==> flow/design.v <==
`timescale 1ns / 1ps
module axi_to_apb_bridge (
    input  logic        clk,
    input  logic        rst_n,
    input  logic [31:0] awaddr,
    input  logic        awvalid,
    output logic        awready,
    input  logic [31:0] wdata,
    input  logic        wvalid,
    output logic        wready,
    output logic        bvalid,
    input  logic        bready,
    output logic        PSEL,
    output logic        PENABLE,
    output logic        PWRITE,
    output logic [31:0] PADDR,
    output logic [31:0] PWDATA
);
    typedef enum logic [2:0] {IDLE, SETUP, ACCESS, WAIT_DONE} state_t;
    state_t state;
    logic [31:0] addr_reg;
    int burst_cnt;
    localparam int burst_len = 4;
    always_ff @(posedge clk or negedge rst_n) begin
        if (!rst_n) begin
            state     <= IDLE;
            awready   <= 0;
            wready    <= 0;
            bvalid    <= 0;
            PSEL      <= 0;
            PENABLE   <= 0;
            PWRITE    <= 0;
            PADDR     <= 0;
            PWDATA    <= 0;
            addr_reg  <= 0;
            burst_cnt <= 0;
        end else begin
            case (state)
                IDLE: begin
                    if (awvalid) begin
                        awready <= 1;
                    end
                    if (awvalid && awready) begin
                        addr_reg  <= awaddr;
                        burst_cnt <= 0;
                        awready   <= 0;
                        state     <= SETUP;
                    end
                end
                SETUP: begin
                    if (wvalid) begin
                        wready  <= 1;
                        PADDR   <= addr_reg;
                        PWDATA  <= wdata;
                        PWRITE  <= 1;
                        PSEL    <= 1;
                        state   <= ACCESS;
                    end
                end
                ACCESS: begin
                    wready  <= 0;
                    PENABLE <= 1;
                    state   <= WAIT_DONE;
                end
                WAIT_DONE: begin
                    PENABLE <= 0;
                    PSEL    <= 0;
                    PWRITE  <= 0;
                    burst_cnt <= burst_cnt + 1;
                    addr_reg  <= addr_reg + 4;
                    if (burst_cnt == burst_len - 1) begin
                        bvalid <= 1;
                        state  <= IDLE;
                    end else begin
                        state <= SETUP;
                    end
                end
            endcase
            if (bvalid && bready) begin
                bvalid <= 0;
                awready <= 1;
                burst_cnt  <= 0;
            end
        end
    end
endmodule
Tool chain data of axi_to_apb_bridge
Each step is given for the RTL above and for the edited RTL.
Lines under "before" count in the file above, lines under "after" in the edited file.
"diff" is "after" less "before", of the values as shown.
Cell names lack the library's common part.
{"block": "setup", "top": "axi_to_apb_bridge", "clk_port": "clk", "cell_library": "sky130hd", "corner": "tt_025C_1v80"}

Diff
Unified diff, file above to edited file.
This change comes from a script, not from a designer. The edited design behaves differently; no optimisation was intended.
begin of diff
@@ -15,6 +15,8 @@
     output logic        PWRITE,
     output logic [31:0] PADDR,
-    output logic [31:0] PWDATA
+    output logic [31:0] PWDATA_pin
 );
+    logic [31:0] PWDATA;
+    always_ff @(posedge clk) PWDATA_pin <= PWDATA;
     typedef enum logic [2:0] {IDLE, SETUP, ACCESS, WAIT_DONE} state_t;
     state_t state;
end of diff

Word level
Source: Yosys, flattened and elaborated, memories not mapped. Widths are those after wreduce. Registers that Yosys merges into a memory's read port (data or address) are not register bits. Print and check cells do not count. Equal cells are merged and count once.
{"block": "bits", "element": "word_cells", "before": 60, "after": 61, "diff": 1}
{"block": "bits", "element": "reg_bits", "before": 136, "after": 168, "diff": 32}
{"block": "bits", "element": "out_inout_bits", "before": 70, "after": 70, "diff": 0}
{"block": "classes", "element": "reduce_and_logical", "before": 21, "after": 21, "diff": 0}
{"block": "classes", "element": "n_eq", "before": 7, "after": 7, "diff": 0}
{"block": "classes", "element": "muxes", "before": 20, "after": 20, "diff": 0}
{"block": "classes", "element": "add_sub_neg", "before": 2, "after": 2, "diff": 0}
Unchanged operator kinds not shown: 20.

Logic depth
Longest topological path by Yosys (ltp), each cell counted once; first at word level (registers and memories cut), then after technology mapping (sequential cells cut; the memories' decode and read muxes count).
{"block": "depth", "element": "ltp_word", "before": 4, "after": 4, "diff": 0}
{"block": "depth", "element": "ABC_AREA", "before": "0", "after": "0"}
{"block": "depth", "element": "mapped_depth", "before": 7, "after": 7, "diff": 0}

Mapped cells and area
The flow's flattened synthesis, as Yosys stat reports it; memories are mapped. The netlist is that of the ABC_AREA named above (0 if unset); the other value can give another one.
{"block": "synth_totals", "element": "ffs", "before": 137, "after": 169, "diff": 32}
{"block": "synth_totals", "element": "yosys_area_mm2", "before": 0.0068316, "after": 0.0072307, "diff": 0.0003991}
{"block": "synth_totals", "element": "cells", "before": 643, "after": 657, "diff": 14}
{"block": "synth_totals", "element": "n_buf", "before": 38, "after": 37, "diff": -1}
{"block": "synth_totals", "element": "seqArea_mm2", "before": 0.0034295, "after": 0.0040702, "diff": 0.0006407}
{"block": "types", "cell_type": "dfxtp_1", "before": 0, "after": 32, "diff": 32}
{"block": "types", "cell_type": "mux2_2", "before": 84, "after": 67, "diff": -17}
{"block": "types", "cell_type": "a21oi_1", "before": 36, "after": 50, "diff": 14}
{"block": "types", "cell_type": "o21ai_0", "before": 26, "after": 40, "diff": 14}
{"block": "types", "cell_type": "mux2i_1", "before": 21, "after": 8, "diff": -13}
{"block": "types", "cell_type": "o22ai_1", "before": 25, "after": 14, "diff": -11}
{"block": "types", "cell_type": "o22a_1", "before": 0, "after": 9, "diff": 9}
{"block": "types", "cell_type": "nand2_1", "before": 65, "after": 57, "diff": -8}
{"block": "types", "cell_type": "nand3_1", "before": 38, "after": 30, "diff": -8}
{"block": "types", "cell_type": "and3_1", "before": 8, "after": 16, "diff": 8}
{"block": "types", "cell_type": "clkbuf_1", "before": 18, "after": 25, "diff": 7}
{"block": "types", "cell_type": "xor2_1", "before": 6, "after": 0, "diff": -6}
{"block": "types", "cell_type": "nor2_1", "before": 35, "after": 30, "diff": -5}
{"block": "types", "cell_type": "buf_2", "before": 6, "after": 1, "diff": -5}
{"block": "types", "cell_type": "o2bb2a_1", "before": 0, "after": 5, "diff": 5}
{"block": "types", "cell_type": "a31oi_1", "before": 6, "after": 10, "diff": 4}
{"block": "types", "cell_type": "a211o_1", "before": 4, "after": 0, "diff": -4}
{"block": "types", "cell_type": "a41oi_1", "before": 2, "after": 6, "diff": 4}
Unchanged cell types not shown: 11.
The list need not be complete.

Path before layout
Source: OpenSTA report_checks on the synthesized netlist (no wires, ideal clock, input and output delay 20% of the period each), path of least setup slack; recovery checks are left aside. Register names are those of the netlist, which keeps one name where synthesis merged equal registers.
{"block": "synth_timing", "element": "kind", "before": "input to register", "after": "input to register"}
{"block": "synth_timing", "element": "start", "before": "input port bready", "after": "input port awvalid"}
{"block": "synth_timing", "element": "end", "before": "register burst_cnt[11]", "after": "register burst_cnt[19]"}
{"block": "synth_timing", "element": "arrival_ns", "before": 2.179, "after": 2.071, "diff": -0.108}
{"block": "synth_timing", "element": "slack_ns", "before": 2.703, "after": 2.819, "diff": 0.116}
{"block": "synth_timing", "element": "tclk_ns", "before": 5.0, "after": 5.0, "diff": 0.0}
{"block": "synth_timing", "element": "t_required_ns", "before": 4.882, "after": 4.890, "diff": 0.008}
{"block": "synth_timing", "element": "path_buffers", "before": 1, "after": 1, "diff": 0}
{"block": "synth_timing", "element": "launch_ns", "before": 1.000, "after": 1.000, "diff": 0.000}
{"block": "synth_timing", "element": "stages", "before": 6, "after": 6, "diff": 0}
{"block": "synth_timing", "element": "input_delay_ns", "before": 1.000, "after": 1.000, "diff": 0.000}
{"block": "synth_timing", "element": "delay_ns", "before": 1.297, "after": 1.181, "diff": -0.116}
{"block": "synth_timing", "element": "period_less_setup_slack_ns", "before": 2.297, "after": 2.181, "diff": -0.116}
"delay_ns" is the arrival time less input delay plus setup time.
"stages" counts driving pins, that of a launching flip-flop among them; a cell with two outputs on the path counts twice.
"period_less_setup_slack_ns" = period - worst setup slack (recovery checks aside). The figure is calculated, with input and output delays left at 20% of the set period.
Between the ends stands the longest chain of elaborated cells between them, by number of cells; it is not shown to be the way that was timed. Of several equally long chains one is given.
A line is the first line of the expression or statement that the cell stems from. Yosys adds cells for indexed reads and writes and turns some case tables into memories.
A register here has more assigning lines than the two given.
{"block": "synth_via_before", "path_cell_list": "nand2_1 clkbuf_1 a311oi_1 nand2_1 o2bb2ai_1 a21o_1", "elab_chain_cells": 3, "cone_cells": 5, "lines_between": 1}
{"block": "synth_lines_before", "element": "start: declaration", "line_no": 12, "rtl": "input  logic        bready,"}
{"block": "synth_lines_before", "element": "logical AND 1 bit", "line_no": 79, "rtl": "if (bvalid && bready) begin"}
{"block": "synth_lines_before", "element": "nonzero test 3 bit"}
{"block": "synth_lines_before", "element": "AND reduction 2 bit"}
{"block": "synth_lines_before", "element": "end: assignment", "line_no": 69, "rtl": "burst_cnt <= burst_cnt + 1;"}
{"block": "synth_lines_before", "element": "end: assignment", "line_no": 82, "rtl": "burst_cnt  <= 0;"}
{"block": "synth_lines_before", "element": "end: declaration", "line_no": 22, "rtl": "int burst_cnt;"}
{"block": "synth_via_after", "path_cell_list": "nand3_1 o21ai_0 a21oi_1 clkbuf_1 o21ai_0 o41ai_1", "elab_chain_cells": 4, "cone_cells": 6, "lines_between": 3}
{"block": "synth_lines_after", "element": "start: declaration", "line_no": 6, "rtl": "input  logic        awvalid,"}
{"block": "synth_lines_after", "element": "logical AND 1 bit", "line_no": 45, "rtl": "if (awvalid && awready) begin"}
{"block": "synth_lines_after", "element": "two-way mux 32 bit", "line_no": 45}
{"block": "synth_lines_after", "element": "case mux 32 bit (select 2 bit)", "line_no": 40, "rtl": "case (state)"}
{"block": "synth_lines_after", "element": "two-way mux 32 bit", "line_no": 81, "rtl": "if (bvalid && bready) begin"}
{"block": "synth_lines_after", "element": "end: assignment", "line_no": 71, "rtl": "burst_cnt <= burst_cnt + 1;"}
{"block": "synth_lines_after", "element": "end: assignment", "line_no": 84, "rtl": "burst_cnt  <= 0;"}
{"block": "synth_lines_after", "element": "end: declaration", "line_no": 24, "rtl": "int burst_cnt;"}

Timing after layout
From the final timing report of each run of pair A: the path of least setup slack in the routed layout; clock arrival at registers is part of the times.
{"block": "layout_timing", "element": "kind", "before": "input to register", "after": "input to register"}
{"block": "layout_timing", "element": "start", "before": "input port awvalid", "after": "input port awvalid"}
{"block": "layout_timing", "element": "end", "before": "register burst_cnt[11]", "after": "register burst_cnt[25]"}
{"block": "layout_timing", "element": "input_delay_ns", "before": 1.00, "after": 1.00, "diff": 0.00}
{"block": "layout_timing", "element": "tclk_ns", "before": 5.0, "after": 5.0, "diff": 0.0}
{"block": "layout_timing", "element": "launch_ns", "before": 1.00, "after": 1.00, "diff": 0.00}
{"block": "layout_timing", "element": "stages", "before": 6, "after": 5, "diff": -1}
{"block": "layout_timing", "element": "t_required_ns", "before": 5.36, "after": 5.30, "diff": -0.06}
{"block": "layout_timing", "element": "slack_ns", "before": 1.82, "after": 2.17, "diff": 0.35}
{"block": "layout_timing", "element": "arrival_ns", "before": 3.54, "after": 3.13, "diff": -0.41}
{"block": "layout_timing", "element": "path_buffers", "before": 1, "after": 1, "diff": 0}
Between the ends stands the longest chain of elaborated cells between them, by number of cells; it is not shown to be the way that was timed. Of several equally long chains one is given.
A register here has more assigning lines than the two given.
{"block": "layout_via_before", "path_cell_list": "clkdlybuf4s50_1 nand3_2 a311oi_1 nand2_1 nor4b_1 a21o_1", "elab_chain_cells": 4, "cone_cells": 6, "lines_between": 3}
{"block": "layout_lines_before", "element": "start: declaration", "line_no": 6, "rtl": "input  logic        awvalid,"}
{"block": "layout_lines_before", "element": "logical AND 1 bit", "line_no": 43, "rtl": "if (awvalid && awready) begin"}
{"block": "layout_lines_before", "element": "two-way mux 32 bit", "line_no": 43}
{"block": "layout_lines_before", "element": "case mux 32 bit (select 2 bit)", "line_no": 38, "rtl": "case (state)"}
{"block": "layout_lines_before", "element": "two-way mux 32 bit", "line_no": 79, "rtl": "if (bvalid && bready) begin"}
{"block": "layout_lines_before", "element": "end: assignment", "line_no": 69, "rtl": "burst_cnt <= burst_cnt + 1;"}
{"block": "layout_lines_before", "element": "end: assignment", "line_no": 82, "rtl": "burst_cnt  <= 0;"}
{"block": "layout_lines_before", "element": "end: declaration", "line_no": 22, "rtl": "int burst_cnt;"}
{"block": "layout_via_after", "path_cell_list": "clkdlybuf4s50_1 a21bo_2 and3_1 nand4_1 o311ai_0", "elab_chain_cells": 4, "cone_cells": 6, "lines_between": 3}
{"block": "layout_lines_after", "element": "start: declaration", "line_no": 6, "rtl": "input  logic        awvalid,"}
{"block": "layout_lines_after", "element": "logical AND 1 bit", "line_no": 45, "rtl": "if (awvalid && awready) begin"}
{"block": "layout_lines_after", "element": "two-way mux 32 bit", "line_no": 45}
{"block": "layout_lines_after", "element": "case mux 32 bit (select 2 bit)", "line_no": 40, "rtl": "case (state)"}
{"block": "layout_lines_after", "element": "two-way mux 32 bit", "line_no": 81, "rtl": "if (bvalid && bready) begin"}
{"block": "layout_lines_after", "element": "end: assignment", "line_no": 71, "rtl": "burst_cnt <= burst_cnt + 1;"}
{"block": "layout_lines_after", "element": "end: assignment", "line_no": 84, "rtl": "burst_cnt  <= 0;"}
{"block": "layout_lines_after", "element": "end: declaration", "line_no": 24, "rtl": "int burst_cnt;"}

Flow runs
Runs of the flow (Yosys, OpenROAD) on both versions; the two runs of a pair have the same settings. The constraints put input and output delay at 20% of the set period each and load the outputs with 0.01 pF.
{"block": "settings_pair_A", "CORE_UTILIZATION": 40, "period_ns": 5.0, "CAP_MARGIN": 20, "CORE_MARGIN": 2, "SLEW_MARGIN": 20}
{"block": "results_pair_A", "element": "layout_stdcell_area_mm2", "before": 0.0089749, "after": 0.009379, "diff": 0.0004041}
{"block": "results_pair_A", "element": "fin_util_pct", "before": 53.9, "after": 52.6, "diff": -1.3}
{"block": "results_pair_A", "element": "achievedPeriod_ns", "before": 3.180, "after": 2.828, "diff": -0.352}
{"block": "results_pair_A", "element": "setup_ws_ns", "before": 1.820, "after": 2.172, "diff": 0.352}
{"block": "results_pair_A", "element": "die_footprint_mm2", "before": 0.01814, "after": 0.0191684, "diff": 0.0010284}
{"block": "results_pair_A", "element": "setup_tns_ns", "before": 0.000, "after": 0.000, "diff": 0.000}
{"block": "results_pair_A", "element": "power_total_uw", "before": 5170, "after": 5401, "diff": 231}
{"block": "results_pair_A", "element": "post_synth_area_mm2", "before": 0.0068316, "after": 0.0072307, "diff": 0.0003991}
{"block": "results_pair_A", "element": "ws_hold_ns", "before": 0.420, "after": 0.368, "diff": -0.052}
{"block": "settings_pair_B", "CAP_MARGIN": 0, "CELL_PAD_IN_SITES_DETAIL_PLACEMENT": 2, "CELL_PAD_IN_SITES_GLOBAL_PLACEMENT": 1, "CORE_MARGIN": 9, "CORE_UTILIZATION": 22, "PLACE_DENSITY_LB_ADDON": 0.04, "SETUP_SLACK_MARGIN": 0.22, "period_ns": 4.15, "SLEW_MARGIN": 20}
{"block": "results_pair_B", "element": "layout_stdcell_area_mm2", "before": 0.0091988, "after": 0.0096818, "diff": 0.0004830}
{"block": "results_pair_B", "element": "fin_util_pct", "before": 30.1, "after": 30.3, "diff": 0.2}
{"block": "results_pair_B", "element": "achievedPeriod_ns", "before": 2.829, "after": 2.563, "diff": -0.266}
{"block": "results_pair_B", "element": "setup_ws_ns", "before": 1.321, "after": 1.587, "diff": 0.266}
{"block": "results_pair_B", "element": "die_footprint_mm2", "before": 0.0377195, "after": 0.0397165, "diff": 0.0019970}
{"block": "results_pair_B", "element": "setup_tns_ns", "before": 0.000, "after": 0.000, "diff": 0.000}
{"block": "results_pair_B", "element": "power_total_uw", "before": 6300, "after": 6735, "diff": 435}
{"block": "results_pair_B", "element": "post_synth_area_mm2", "before": 0.0068316, "after": 0.0072307, "diff": 0.0003991}
"achievedPeriod_ns": clock period set for the run, less the worst setup slack. It is reckoned from that one timing run; input and output delays stay at 20% of the period that was set.
"power_total_uw" rests on the timing tool's default activity at the inputs, not on a simulated workload.
